==> flow/design.v <==
`timescale 1ns / 1ps
module Risc_16_bit(
 input clk,
 input rst,
 output [15:0] imem_addr,
 input  [15:0] imem_data,
 output        dmem_we,
 output [2:0]  dmem_addr,
 output [15:0] dmem_wdata
);
 wire jump,bne,beq,mem_read,mem_write,alu_src,reg_dst,mem_to_reg,reg_write;
 wire[1:0] alu_op;
 wire [3:0] opcode;
 Datapath_Unit DU
 (
  .clk(clk),
  .rst(rst),
  .imem_addr(imem_addr),
  .imem_data(imem_data),
  .trace_we(dmem_we),
  .trace_addr(dmem_addr),
  .trace_wdata(dmem_wdata),
  .jump(jump),
  .beq(beq),
  .mem_read(mem_read),
  .mem_write(mem_write),
  .alu_src(alu_src),
  .reg_dst(reg_dst),
  .mem_to_reg(mem_to_reg),
  .reg_write(reg_write),
  .bne(bne),
  .alu_op(alu_op),
  .opcode(opcode)
 );
 Control_Unit control
 (
  .opcode(opcode),
  .reg_dst(reg_dst),
  .mem_to_reg(mem_to_reg),
  .alu_op(alu_op),
  .jump(jump),
  .bne(bne),
  .beq(beq),
  .mem_read(mem_read),
  .mem_write(mem_write),
  .alu_src(alu_src),
  .reg_write(reg_write)
 );
endmodule
`timescale 1ns / 1ps
module Datapath_Unit(
 input clk,
 input rst,
 output [15:0] imem_addr,
 input  [15:0] imem_data,
 output trace_we,
 output [2:0] trace_addr,
 output [15:0] trace_wdata,
 input jump,beq,mem_read,mem_write,alu_src,reg_dst,mem_to_reg,reg_write,bne,
 input[1:0] alu_op,
 output[3:0] opcode
);
 reg  [15:0] pc_current;
 wire [15:0] pc_next,pc2;
 wire [15:0] instr;
 wire [2:0] reg_write_dest;
 wire [15:0] reg_write_data;
 wire [2:0] reg_read_addr_1;
 wire [15:0] reg_read_data_1;
 wire [2:0] reg_read_addr_2;
 wire [15:0] reg_read_data_2;
 wire [15:0] ext_im,read_data2;
 wire [2:0] ALU_Control;
 wire [15:0] ALU_out;
 wire zero_flag;
 wire [15:0] PC_j, PC_beq, PC_2beq,PC_2bne,PC_bne;
 wire beq_control;
 wire bne_control;
 wire [12:0] jump_shift;
 wire [15:0] mem_read_data;
 always @(posedge clk)
 begin 
   if (rst)
     pc_current <= 16'd0;
   else
     pc_current <= pc_next;
 end
 assign pc2 = pc_current + 16'd2;
 assign imem_addr = pc_current;
 assign instr = imem_data;
 assign jump_shift = {instr[11:0],1'b0};
 assign reg_write_dest = (reg_dst==1'b1) ? instr[5:3] :instr[8:6];
 assign reg_read_addr_1 = instr[11:9];
 assign reg_read_addr_2 = instr[8:6];
 GPRs reg_file
 (
  .clk(clk),
  .rst(rst),
  .reg_write_en(reg_write),
  .reg_write_dest(reg_write_dest),
  .reg_write_data(reg_write_data),
  .reg_read_addr_1(reg_read_addr_1),
  .reg_read_data_1(reg_read_data_1),
  .reg_read_addr_2(reg_read_addr_2),
  .reg_read_data_2(reg_read_data_2)
 );
 assign ext_im = {{10{instr[5]}},instr[5:0]};  
 alu_control ALU_Control_unit(.ALUOp(alu_op),.Opcode(instr[15:12]),.ALU_Cnt(ALU_Control));
 assign read_data2 = (alu_src==1'b1) ? ext_im : reg_read_data_2;
 ALU alu_unit(.a(reg_read_data_1),.b(read_data2),.alu_control(ALU_Control),.result(ALU_out),.zero(zero_flag));
 assign PC_beq = pc2 + {ext_im[14:0],1'b0};
 assign PC_bne = pc2 + {ext_im[14:0],1'b0};
 assign beq_control = beq & zero_flag;
 assign bne_control = bne & (~zero_flag);
 assign PC_2beq = (beq_control==1'b1) ? PC_beq : pc2;
 assign PC_2bne = (bne_control==1'b1) ? PC_bne : PC_2beq;
 assign PC_j = {pc2[15:13],jump_shift};
 assign pc_next = (jump == 1'b1) ? PC_j :  PC_2bne;
  Data_Memory dm
   (
    .clk(clk),
    .rst(rst),
    .trace_we(trace_we),
    .trace_addr(trace_addr),
    .trace_wdata(trace_wdata),
    .mem_access_addr(ALU_out),
    .mem_write_data(reg_read_data_2),
    .mem_write_en(mem_write),
    .mem_read(mem_read),
    .mem_read_data(mem_read_data)
   );
 assign reg_write_data = (mem_to_reg == 1'b1)?  mem_read_data: ALU_out;
 assign opcode = instr[15:12];
endmodule
`timescale 1ns / 1ps
module Control_Unit(
      input[3:0] opcode,
      output reg[1:0] alu_op,
      output reg jump,beq,bne,mem_read,mem_write,alu_src,reg_dst,mem_to_reg,reg_write    
    );
always @(*)
begin
 case(opcode) 
 4'b0000:  
   begin
    reg_dst = 1'b0;
    alu_src = 1'b1;
    mem_to_reg = 1'b1;
    reg_write = 1'b1;
    mem_read = 1'b1;
    mem_write = 1'b0;
    beq = 1'b0;
    bne = 1'b0;
    alu_op = 2'b00;
    jump = 1'b0;   
   end
 4'b0001: 
   begin
    reg_dst = 1'b0;
    alu_src = 1'b1;
    mem_to_reg = 1'b0;
    reg_write = 1'b0;
    mem_read = 1'b0;
    mem_write = 1'b1;
    beq = 1'b0;
    bne = 1'b0;
    alu_op = 2'b00;
    jump = 1'b0;   
   end
 4'b0010:  
   begin
    reg_dst = 1'b1;
    alu_src = 1'b0;
    mem_to_reg = 1'b0;
    reg_write = 1'b1;
    mem_read = 1'b0;
    mem_write = 1'b0;
    beq = 1'b0;
    bne = 1'b0;
    alu_op = 2'b10;
    jump = 1'b0;   
   end
 4'b0011:  
   begin
    reg_dst = 1'b1;
    alu_src = 1'b0;
    mem_to_reg = 1'b0;
    reg_write = 1'b1;
    mem_read = 1'b0;
    mem_write = 1'b0;
    beq = 1'b0;
    bne = 1'b0;
    alu_op = 2'b10;
    jump = 1'b0;   
   end
 4'b0100:  
   begin
    reg_dst = 1'b1;
    alu_src = 1'b0;
    mem_to_reg = 1'b0;
    reg_write = 1'b1;
    mem_read = 1'b0;
    mem_write = 1'b0;
    beq = 1'b0;
    bne = 1'b0;
    alu_op = 2'b10;
    jump = 1'b0;   
   end
 4'b0101:  
   begin
    reg_dst = 1'b1;
    alu_src = 1'b0;
    mem_to_reg = 1'b0;
    reg_write = 1'b1;
    mem_read = 1'b0;
    mem_write = 1'b0;
    beq = 1'b0;
    bne = 1'b0;
    alu_op = 2'b10;
    jump = 1'b0;   
   end
 4'b0110:  
   begin
    reg_dst = 1'b1;
    alu_src = 1'b0;
    mem_to_reg = 1'b0;
    reg_write = 1'b1;
    mem_read = 1'b0;
    mem_write = 1'b0;
    beq = 1'b0;
    bne = 1'b0;
    alu_op = 2'b10;
    jump = 1'b0;   
   end
 4'b0111:  
   begin
    reg_dst = 1'b1;
    alu_src = 1'b0;
    mem_to_reg = 1'b0;
    reg_write = 1'b1;
    mem_read = 1'b0;
    mem_write = 1'b0;
    beq = 1'b0;
    bne = 1'b0;
    alu_op = 2'b10;
    jump = 1'b0;   
   end
 4'b1000:  
   begin
    reg_dst = 1'b1;
    alu_src = 1'b0;
    mem_to_reg = 1'b0;
    reg_write = 1'b1;
    mem_read = 1'b0;
    mem_write = 1'b0;
    beq = 1'b0;
    bne = 1'b0;
    alu_op = 2'b10;
    jump = 1'b0;   
   end
 4'b1001:  
   begin
    reg_dst = 1'b1;
    alu_src = 1'b0;
    mem_to_reg = 1'b0;
    reg_write = 1'b1;
    mem_read = 1'b0;
    mem_write = 1'b0;
    beq = 1'b0;
    bne = 1'b0;
    alu_op = 2'b10;
    jump = 1'b0;   
   end
 4'b1011: 
   begin
    reg_dst = 1'b0;
    alu_src = 1'b0;
    mem_to_reg = 1'b0;
    reg_write = 1'b0;
    mem_read = 1'b0;
    mem_write = 1'b0;
    beq = 1'b1;
    bne = 1'b0;
    alu_op = 2'b01;
    jump = 1'b0;   
   end
 4'b1100:
   begin
    reg_dst = 1'b0;
    alu_src = 1'b0;
    mem_to_reg = 1'b0;
    reg_write = 1'b0;
    mem_read = 1'b0;
    mem_write = 1'b0;
    beq = 1'b0;
    bne = 1'b1;
    alu_op = 2'b01;
    jump = 1'b0;   
   end
 4'b1101: 
   begin
    reg_dst = 1'b0;
    alu_src = 1'b0;
    mem_to_reg = 1'b0;
    reg_write = 1'b0;
    mem_read = 1'b0;
    mem_write = 1'b0;
    beq = 1'b0;
    bne = 1'b0;
    alu_op = 2'b00;
    jump = 1'b1;   
   end   
 default: begin
    reg_dst = 1'b1;
    alu_src = 1'b0;
    mem_to_reg = 1'b0;
    reg_write = 1'b1;
    mem_read = 1'b0;
    mem_write = 1'b0;
    beq = 1'b0;
    bne = 1'b0;
    alu_op = 2'b00;
    jump = 1'b0; 
   end
 endcase
 end
endmodule
`timescale 1ns / 1ps
module alu_control(
    input [1:0] ALUOp,
    input [3:0] Opcode,
    output reg [2:0] ALU_Cnt
);
always @(*) begin
    case(ALUOp)
        2'b00: ALU_Cnt = 3'b000;  
        2'b01: ALU_Cnt = 3'b001;  
        2'b10: begin  
            case(Opcode)
                4'b0010: ALU_Cnt = 3'b000;  
                4'b0011: ALU_Cnt = 3'b001;  
                4'b0100: ALU_Cnt = 3'b010;  
                4'b0101: ALU_Cnt = 3'b011;  
                4'b0110: ALU_Cnt = 3'b100;  
                4'b0111: ALU_Cnt = 3'b101;  
                4'b1000: ALU_Cnt = 3'b110;  
                4'b1001: ALU_Cnt = 3'b111;  
                default: ALU_Cnt = 3'b000;
            endcase
        end
        default: ALU_Cnt = 3'b000;
    endcase
end
endmodule
module ALU(
 input  [15:0] a,  
 input  [15:0] b,  
 input  [2:0] alu_control, 
 output reg [15:0] result,  
 output zero
    );
always @(*)
begin 
 case(alu_control)
 3'b000: result = a + b; 
 3'b001: result = a - b; 
 3'b010: result = ~a;
 3'b011: result = a<<b;
 3'b100: result = a>>b;
 3'b101: result = a & b;
 3'b110: result = a | b; 
 3'b111: begin if (a<b) result = 16'd1;
    else result = 16'd0;
    end
 default:result = a + b; 
 endcase
end
assign zero = (result==16'd0) ? 1'b1: 1'b0;
endmodule
`timescale 1ns / 1ps
module GPRs(
 input    clk,
 input    rst,
 input    reg_write_en,
 input  [2:0] reg_write_dest,
 input  [15:0] reg_write_data,
 input  [2:0] reg_read_addr_1,
 output  [15:0] reg_read_data_1,
 input  [2:0] reg_read_addr_2,
 output  [15:0] reg_read_data_2
);
 reg [15:0] reg_array [7:0];
 integer i;
 always @ (posedge clk ) begin
   if (rst) begin
    for(i=0;i<8;i=i+1)
     reg_array[i] <= 16'd0;
   end
   else if(reg_write_en) begin
    reg_array[reg_write_dest] <= reg_write_data;
   end
 end
 assign reg_read_data_1 = reg_array[reg_read_addr_1];
 assign reg_read_data_2 = reg_array[reg_read_addr_2];
endmodule
`timescale 1ns / 1ps
module Data_Memory(
 input clk,
 input rst,
 output reg        trace_we,
 output reg [2:0]  trace_addr,
 output reg [15:0] trace_wdata,
 input [15:0]   mem_access_addr,
 input [15:0]   mem_write_data,
 input     mem_write_en,
 input mem_read,
 output [15:0]   mem_read_data
);
reg [16 - 1:0] memory [8 - 1:0];
wire [2:0] ram_addr=mem_access_addr[2:0];
integer i;
 always @(posedge clk) begin
  if (rst) begin
   for (i = 0; i < 8; i = i + 1)
    memory[i] <= 16'd0;
  end
  else if (mem_write_en)
   memory[ram_addr] <= mem_write_data;
 end
 always @(posedge clk) begin
  if (rst) begin
   trace_we    <= 1'b0;
   trace_addr  <= 3'd0;
   trace_wdata <= 16'd0;
  end
  else begin
   trace_we    <= mem_write_en;
   trace_addr  <= ram_addr;
   trace_wdata <= mem_write_data;
  end
 end
 assign mem_read_data = (mem_read==1'b1) ? memory[ram_addr]: 16'd0; 
endmodule
Hand-over note for Risc_16_bit

* Tool chain data of Risc_16_bit
Each step is given for the RTL above and for the edited RTL.
Lines under "unedited" count in the file above, lines under "edited" in the edited file.
"difference": "edited" minus "unedited" as printed here. "relative change": 100 x difference / "unedited".
Not given: --
- Design top :: Risc_16_bit
- Clock :: clk
- Standard-cell library :: sky130hd
- Library corner :: tt_025C_1v80

* Edit of the RTL
Unified diff, file above to edited file.
A script made this edit; it was not meant as an optimisation.
#+begin_src diff
@@ -390,5 +390,5 @@
  output  [15:0] reg_read_data_2
 );
- reg [15:0] reg_array [7:0];
+ reg [31:0] reg_array [7:0];
  integer i;
  always @ (posedge clk ) begin
#+end_src

* Word-level counts
Source: Yosys, flattened and elaborated, memories not mapped. Widths are those after wreduce. Registers that Yosys merges into a memory's read port (data or address) are not register bits. Print and check cells do not count.
Yosys's memory passes give these memory sizes; they may raise the number of words (mostly to a power of two), join words into wider ones and drop unused or constant bits.
** Storage and ports
- RAM bits :: unedited 256, edited 384, difference +128, relative change +50.00%
- memories kept :: unedited 4, edited 4, difference 0, relative change 0.00%
- memory bits (read-only) :: unedited 224, edited 224, difference 0, relative change 0.00%
- bits in registers :: unedited 36, edited 36, difference 0, relative change 0.00%
- output and inout bits :: unedited 36, edited 36, difference 0, relative change 0.00%
- input bits :: unedited 18, edited 18, difference 0, relative change 0.00%
** Cells by class
- equal/unequal tests :: unedited 9, edited 9, difference 0, relative change 0.00%
- magnitude comparators :: unedited 1, edited 1, difference 0, relative change 0.00%
- multiplexer cells :: unedited 24, edited 24, difference 0, relative change 0.00%
- add/sub/neg operators :: unedited 4, edited 4, difference 0, relative change 0.00%
- reduce/logical cells :: unedited 3, edited 3, difference 0, relative change 0.00%
- shifts and indexed selects :: unedited 2, edited 2, difference 0, relative change 0.00%
- bitwise operators :: unedited 6, edited 6, difference 0, relative change 0.00%
** Operators by type and width
- 16-bit two-way mux :: unedited 10, edited 8, difference -2, relative change -20.00%
- 32-bit two-way mux :: unedited 0, edited 2, difference +2
Unchanged operator kinds not shown: 23.

* Logic depth
Depth = most cells in a row (Yosys ltp): at word level without a register or memory, in the mapped netlist without a sequential cell, where the memories' decode and read muxes count.
** Depth
- depth after elaboration :: unedited 10, edited 10, difference 0, relative change 0.00%
- ABC_AREA :: unedited 0, edited 0
- depth in mapped cells :: unedited 25, edited 26, difference +1, relative change +4.00%

* After synthesis
Yosys stat after the flow's synthesis: flattened, memories mapped to cells. It holds for the ABC_AREA given above (unset counts as 0); a run with the other value may have another netlist.
** Cell types
- sky130_fd_sc_hd__nor2_1 :: unedited 285, edited 375, difference +90, relative change +31.58%
- sky130_fd_sc_hd__mux2i_1 :: unedited 206, edited 119, difference -87, relative change -42.23%
- sky130_fd_sc_hd__nor2b_1 :: unedited 76, edited 14, difference -62, relative change -81.58%
- sky130_fd_sc_hd__o21ai_0 :: unedited 31, edited 59, difference +28, relative change +90.32%
- sky130_fd_sc_hd__clkbuf_1 :: unedited 50, edited 77, difference +27, relative change +54.00%
- sky130_fd_sc_hd__o211ai_1 :: unedited 10, edited 31, difference +21, relative change +210.00%
- sky130_fd_sc_hd__a21oi_1 :: unedited 48, edited 67, difference +19, relative change +39.58%
- sky130_fd_sc_hd__o221ai_1 :: unedited 3, edited 22, difference +19, relative change +633.33%
- sky130_fd_sc_hd__and2_1 :: unedited 25, edited 9, difference -16, relative change -64.00%
- sky130_fd_sc_hd__mux2_2 :: unedited 29, edited 44, difference +15, relative change +51.72%
- sky130_fd_sc_hd__buf_4 :: unedited 17, edited 6, difference -11, relative change -64.71%
- sky130_fd_sc_hd__a31oi_1 :: unedited 9, edited 19, difference +10, relative change +111.11%
- sky130_fd_sc_hd__nand3_1 :: unedited 32, edited 40, difference +8, relative change +25.00%
- sky130_fd_sc_hd__xnor2_1 :: unedited 31, edited 23, difference -8, relative change -25.81%
- sky130_fd_sc_hd__a21o_1 :: unedited 16, edited 24, difference +8, relative change +50.00%
- sky130_fd_sc_hd__a211oi_1 :: unedited 6, edited 14, difference +8, relative change +133.33%
- sky130_fd_sc_hd__buf_2 :: unedited 25, edited 32, difference +7, relative change +28.00%
- sky130_fd_sc_hd__nand2b_1 :: unedited 24, edited 17, difference -7, relative change -29.17%
Unchanged cell types not shown: 15.
Not every row of either side is listed.
** Mapped netlist
- cell area after synthesis (µm²) :: unedited 19518.7, edited 19210.9, difference -307.8, relative change -1.58%
- cells in the netlist :: unedited 1856, edited 1933, difference +77, relative change +4.15%
- area of sequential cells (µm²) :: unedited 8388.0, edited 8388.0, difference 0.0, relative change 0.00%
- flip-flop cells :: unedited 291, edited 291, difference 0, relative change 0.00%
- buffers :: unedited 111, edited 137, difference +26, relative change +23.42%
By module: a second synthesis without flattening, with its own total; a netlist apart from the flattened one above.
** Unflattened totals
- cell total of the unflattened synthesis :: unedited 1805, edited 1805, difference 0, relative change 0.00%
- area (unflattened synthesis) (µm²) :: unedited 19966.6, edited 20060.5, difference +93.9, relative change +0.47%
Rows give one instance, submodules left out.
** By module, unedited
- GPRs :: area 6906.6 µm², cells 430, times used 1
- Data_Memory :: area 6628.9 µm², cells 506, times used 1
- ALU :: area 4067.7 µm², cells 561, times used 1
- Datapath_Unit :: area 2104.5 µm², cells 273, times used 1
- Control_Unit :: area 148.9 µm², cells 20, times used 1
- alu_control :: area 110.1 µm², cells 15, times used 1
- Risc_16_bit :: area 0.0 µm², cells 0, times used 1
** By module, edited
- GPRs :: area 7000.5 µm², cells 430, times used 1
- Data_Memory :: area 6628.9 µm², cells 506, times used 1
- ALU :: area 4067.7 µm², cells 561, times used 1
- Datapath_Unit :: area 2104.5 µm², cells 273, times used 1
- Control_Unit :: area 148.9 µm², cells 20, times used 1
- alu_control :: area 110.1 µm², cells 15, times used 1
- Risc_16_bit :: area 0.0 µm², cells 0, times used 1

* Worst setup path after synthesis
Source: OpenSTA report_checks on the synthesized netlist (no wires, ideal clock, input and output delay 20% of the period each), path of least setup slack; recovery checks are left aside. Register names are those of the netlist, which keeps one name where synthesis merged equal registers.
** Path after synthesis
- kind :: unedited input -> register, edited input -> register
- start point :: unedited in imem_data[6], edited in imem_data[6]
- end point :: unedited reg DU.pc_current[4], edited reg DU.pc_current[4]
- launch time at the first pin (ps) :: unedited 1280, edited 1280, difference 0, relative change 0.00%
- setup time (ps) :: unedited 88, edited 88, difference 0
- path delay (ps) :: unedited 5484, edited 5732, difference +248, relative change +4.52%
- arrival (ps) :: unedited 6676, edited 6924, difference +248, relative change +3.71%
- setup slack (ps) :: unedited -365, edited -612, difference -247
- clock period (ps) :: unedited 6400, edited 6400, difference 0, relative change 0.00%
- required time (ps) :: unedited 6312, edited 6312, difference 0, relative change 0.00%
- input delay (ps) :: unedited 1280, edited 1280, difference 0, relative change 0.00%
- stages on the path :: unedited 23, edited 23, difference 0, relative change 0.00%
- synthesis period reached (ps) :: unedited 6765, edited 7012, difference +247, relative change +3.65%
"path delay" = arrival - input delay + setup time.
"stages on the path": output pins that drive a net of the path, with the launching flip-flop's if there is one; two outputs of one cell count as two.
"synthesis period reached" is the clock period less the worst setup slack; recovery checks do not enter. This is arithmetic on one report: input and output delays are still those of the set period (20% each).
The rows between start and end are the longest chain of elaborated cells between them; the timing report does not say that the signal goes this way. Where chains are equally long, one stands for them.
A line is the first line of the expression or statement that the cell stems from. Yosys adds cells for indexed reads and writes and turns some case tables into memories.
A memory read counts as a cell of the chain, while the word-level depth stops at memories.
On the way, after synthesis, unedited:
- Cells stage by stage :: sky130_fd_sc_hd__buf_6 > sky130_fd_sc_hd__buf_6 > sky130_fd_sc_hd__buf_4 > sky130_fd_sc_hd__buf_1 > sky130_fd_sc_hd__mux4_2 > sky130_fd_sc_hd__mux2i_1 > sky130_fd_sc_hd__a21o_1 > sky130_fd_sc_hd__ha_1 > sky130_fd_sc_hd__clkbuf_1 > sky130_fd_sc_hd__nor3_1 > sky130_fd_sc_hd__a221oi_1 > sky130_fd_sc_hd__and3_1 > sky130_fd_sc_hd__o41ai_1 > sky130_fd_sc_hd__a211oi_1 > sky130_fd_sc_hd__o21bai_1 > sky130_fd_sc_hd__xnor2_1 > sky130_fd_sc_hd__a221o_1 > sky130_fd_sc_hd__a21oi_1 > sky130_fd_sc_hd__and4_4 > sky130_fd_sc_hd__mux2i_4 > sky130_fd_sc_hd__buf_6 > sky130_fd_sc_hd__nand2_1 > sky130_fd_sc_hd__a311oi_2
- Cells in the longest elaborated chain :: 11
- Elaborated cells between the ends (all ways) :: 19
** RTL lines, path after synthesis, unedited
- from (decl) :: line 6 : input  [15:0] imem_data,
- memory 8 x 16 bit :: line 392 : reg [15:0] reg_array [7:0];
- 16-bit two-way mux :: line 109 : assign read_data2 = (alu_src==1'b1) ? ext_im : reg_read_data_2;
- 16-bit < comparator :: line 372 : 3'b111: begin if (a<b) result = 16'd1;
- 1-bit two-way mux :: line 372
- 16-bit case mux with 8-bit select :: line 364 : case(alu_control)
- 16-bit logical NOT :: line 378 : assign zero = (result==16'd0) ? 1'b1: 1'b0;
- 1-bit two-way mux :: line 378
- 1-bit AND :: line 113 : assign beq_control = beq & zero_flag;
- 16-bit two-way mux :: line 115 : assign PC_2beq = (beq_control==1'b1) ? PC_beq : pc2;
- 16-bit two-way mux :: line 116 : assign PC_2bne = (bne_control==1'b1) ? PC_bne : PC_2beq;
- 16-bit two-way mux :: line 118 : assign pc_next = (jump == 1'b1) ? PC_j :  PC_2bne;
- to (assign) :: line 84 : pc_current <= 16'd0;
- to (assign) :: line 86 : pc_current <= pc_next;
- to (decl) :: line 63 : reg  [15:0] pc_current;
On the way, after synthesis, edited:
- Cells stage by stage :: sky130_fd_sc_hd__buf_6 > sky130_fd_sc_hd__buf_6 > sky130_fd_sc_hd__buf_6 > sky130_fd_sc_hd__buf_2 > sky130_fd_sc_hd__buf_1 > sky130_fd_sc_hd__mux4_2 > sky130_fd_sc_hd__mux2i_1 > sky130_fd_sc_hd__a21o_1 > sky130_fd_sc_hd__inv_1 > sky130_fd_sc_hd__ha_1 > sky130_fd_sc_hd__o41ai_1 > sky130_fd_sc_hd__o2111ai_1 > sky130_fd_sc_hd__a221o_1 > sky130_fd_sc_hd__a221oi_1 > sky130_fd_sc_hd__mux2i_1 > sky130_fd_sc_hd__nor4b_1 > sky130_fd_sc_hd__nand4_1 > sky130_fd_sc_hd__nor3b_4 > sky130_fd_sc_hd__and4_1 > sky130_fd_sc_hd__buf_4 > sky130_fd_sc_hd__buf_6 > sky130_fd_sc_hd__o21ai_1 > sky130_fd_sc_hd__a311oi_2
- Cells in the longest elaborated chain :: 11
- Elaborated cells between the ends (all ways) :: 19
** RTL lines, path after synthesis, edited
- from (decl) :: line 6 : input  [15:0] imem_data,
- memory 8 x 32 bit :: line 392 : reg [31:0] reg_array [7:0];
- 16-bit two-way mux :: line 109 : assign read_data2 = (alu_src==1'b1) ? ext_im : reg_read_data_2;
- 16-bit < comparator :: line 372 : 3'b111: begin if (a<b) result = 16'd1;
- 1-bit two-way mux :: line 372
- 16-bit case mux with 8-bit select :: line 364 : case(alu_control)
- 16-bit logical NOT :: line 378 : assign zero = (result==16'd0) ? 1'b1: 1'b0;
- 1-bit two-way mux :: line 378
- 1-bit AND :: line 113 : assign beq_control = beq & zero_flag;
- 16-bit two-way mux :: line 115 : assign PC_2beq = (beq_control==1'b1) ? PC_beq : pc2;
- 16-bit two-way mux :: line 116 : assign PC_2bne = (bne_control==1'b1) ? PC_bne : PC_2beq;
- 16-bit two-way mux :: line 118 : assign pc_next = (jump == 1'b1) ? PC_j :  PC_2bne;
- to (assign) :: line 84 : pc_current <= 16'd0;
- to (assign) :: line 86 : pc_current <= pc_next;
- to (decl) :: line 63 : reg  [15:0] pc_current;

* Timing after layout
Path of least setup slack in the final report of each run of pair A (OpenROAD, finished layout, wires in). Where an end is a register, its clock arrival counts in the times.
The path's times are printed in steps of 10 ps; the period is the one set.
** Path after layout
- kind :: unedited input -> register, edited input -> register
- start point :: unedited in imem_data[10], edited in imem_data[6]
- end point :: unedited reg DU.pc_current[12], edited reg DU.pc_current[3]
- clock period (ps) :: unedited 6400, edited 6400, difference 0, relative change 0.00%
- setup slack (ps) :: unedited 190, edited 50, difference -140
- setup time (ps) :: unedited 80, edited 100, difference +20
- stages on the path :: unedited 22, edited 20, difference -2, relative change -9.09%
- launch time at the first pin (ps) :: unedited 1280, edited 1280, difference 0, relative change 0.00%
- input delay (ps) :: unedited 1280, edited 1280, difference 0, relative change 0.00%
- required time (ps) :: unedited 6850, edited 6880, difference +30, relative change +0.44%
- arrival (ps) :: unedited 6660, edited 6830, difference +170, relative change +2.55%
The rows between start and end are the longest chain of elaborated cells between them; the timing report does not say that the signal goes this way. Where chains are equally long, one stands for them.
A memory read counts as a cell of the chain, while the word-level depth stops at memories.
On the way, after layout, unedited:
- Cells stage by stage :: sky130_fd_sc_hd__clkdlybuf4s50_1 > sky130_fd_sc_hd__buf_12 > sky130_fd_sc_hd__mux4_2 > sky130_fd_sc_hd__mux2i_4 > sky130_fd_sc_hd__ha_1 > sky130_fd_sc_hd__inv_1 > sky130_fd_sc_hd__fa_1 > sky130_fd_sc_hd__a211oi_1 > sky130_fd_sc_hd__o21ai_0 > sky130_fd_sc_hd__buf_4 > sky130_fd_sc_hd__a31oi_1 > sky130_fd_sc_hd__xnor2_1 > sky130_fd_sc_hd__a21oi_1 > sky130_fd_sc_hd__nor2_1 > sky130_fd_sc_hd__o2111a_1 > sky130_fd_sc_hd__o22ai_1 > sky130_fd_sc_hd__nor4_1 > sky130_fd_sc_hd__and4_4 > sky130_fd_sc_hd__mux2i_4 > sky130_fd_sc_hd__buf_12 > sky130_fd_sc_hd__nand3_1 > sky130_fd_sc_hd__a311oi_2
- Cells in the longest elaborated chain :: 10
- Elaborated cells between the ends (all ways) :: 19
** RTL lines, path after layout, unedited
- from (decl) :: line 6 : input  [15:0] imem_data,
- memory 8 x 16 bit :: line 392 : reg [15:0] reg_array [7:0];
- 16-bit < comparator :: line 372 : 3'b111: begin if (a<b) result = 16'd1;
- 1-bit two-way mux :: line 372
- 16-bit case mux with 8-bit select :: line 364 : case(alu_control)
- 16-bit logical NOT :: line 378 : assign zero = (result==16'd0) ? 1'b1: 1'b0;
- 1-bit two-way mux :: line 378
- 1-bit AND :: line 113 : assign beq_control = beq & zero_flag;
- 16-bit two-way mux :: line 115 : assign PC_2beq = (beq_control==1'b1) ? PC_beq : pc2;
- 16-bit two-way mux :: line 116 : assign PC_2bne = (bne_control==1'b1) ? PC_bne : PC_2beq;
- 16-bit two-way mux :: line 118 : assign pc_next = (jump == 1'b1) ? PC_j :  PC_2bne;
- to (assign) :: line 84 : pc_current <= 16'd0;
- to (assign) :: line 86 : pc_current <= pc_next;
- to (decl) :: line 63 : reg  [15:0] pc_current;
On the way, after layout, edited:
- Cells stage by stage :: sky130_fd_sc_hd__buf_4 > sky130_fd_sc_hd__buf_4 > sky130_fd_sc_hd__mux4_2 > sky130_fd_sc_hd__mux2i_4 > sky130_fd_sc_hd__a21o_1 > sky130_fd_sc_hd__ha_1 > sky130_fd_sc_hd__and2_1 > sky130_fd_sc_hd__a221oi_1 > sky130_fd_sc_hd__nor3b_1 > sky130_fd_sc_hd__a21oi_1 > sky130_fd_sc_hd__xnor2_1 > sky130_fd_sc_hd__o32ai_1 > sky130_fd_sc_hd__a211oi_2 > sky130_fd_sc_hd__o21ai_0 > sky130_fd_sc_hd__or4_4 > sky130_fd_sc_hd__nor3b_4 > sky130_fd_sc_hd__buf_4 > sky130_fd_sc_hd__a21oi_1 > sky130_fd_sc_hd__or4b_1 > sky130_fd_sc_hd__o311ai_1
- Cells in the longest elaborated chain :: 11
- Elaborated cells between the ends (all ways) :: 19
** RTL lines, path after layout, edited
- from (decl) :: line 6 : input  [15:0] imem_data,
- memory 8 x 32 bit :: line 392 : reg [31:0] reg_array [7:0];
- 16-bit two-way mux :: line 109 : assign read_data2 = (alu_src==1'b1) ? ext_im : reg_read_data_2;
- 16-bit < comparator :: line 372 : 3'b111: begin if (a<b) result = 16'd1;
- 1-bit two-way mux :: line 372
- 16-bit case mux with 8-bit select :: line 364 : case(alu_control)
- 16-bit logical NOT :: line 378 : assign zero = (result==16'd0) ? 1'b1: 1'b0;
- 1-bit two-way mux :: line 378
- 1-bit AND :: line 113 : assign beq_control = beq & zero_flag;
- 16-bit two-way mux :: line 115 : assign PC_2beq = (beq_control==1'b1) ? PC_beq : pc2;
- 16-bit two-way mux :: line 116 : assign PC_2bne = (bne_control==1'b1) ? PC_bne : PC_2beq;
- 16-bit two-way mux :: line 118 : assign pc_next = (jump == 1'b1) ? PC_j :  PC_2bne;
- to (assign) :: line 84 : pc_current <= 16'd0;
- to (assign) :: line 86 : pc_current <= pc_next;
- to (decl) :: line 63 : reg  [15:0] pc_current;

* Flow runs
Runs of the flow (Yosys, OpenROAD) on both versions; the two runs of a pair have the same settings. The constraints put input and output delay at 20% of the set period each and load the outputs with 0.01 pF.
Flow settings, pair A:
- period_ns :: 6.4
- CAP_MARGIN :: 20
- CORE_MARGIN :: 2
- CORE_UTILIZATION :: 40
- SLEW_MARGIN :: 20
** Final reports, pair A
- standard-cell area after layout (µm²) :: unedited 23750.3, edited 24088.1, difference +337.8, relative change +1.42%
- lowest hold slack (ps) :: unedited 651, edited 692, difference +41
- area inside the die boundary (µm²) :: unedited 50580.0, edited 49795.9, difference -784.1, relative change -1.55%
- post-synthesis cell area (µm²) :: unedited 19518.7, edited 19210.9, difference -307.8, relative change -1.58%
- worst setup slack after layout (ps) :: unedited 191, edited 48, difference -143

End of note.
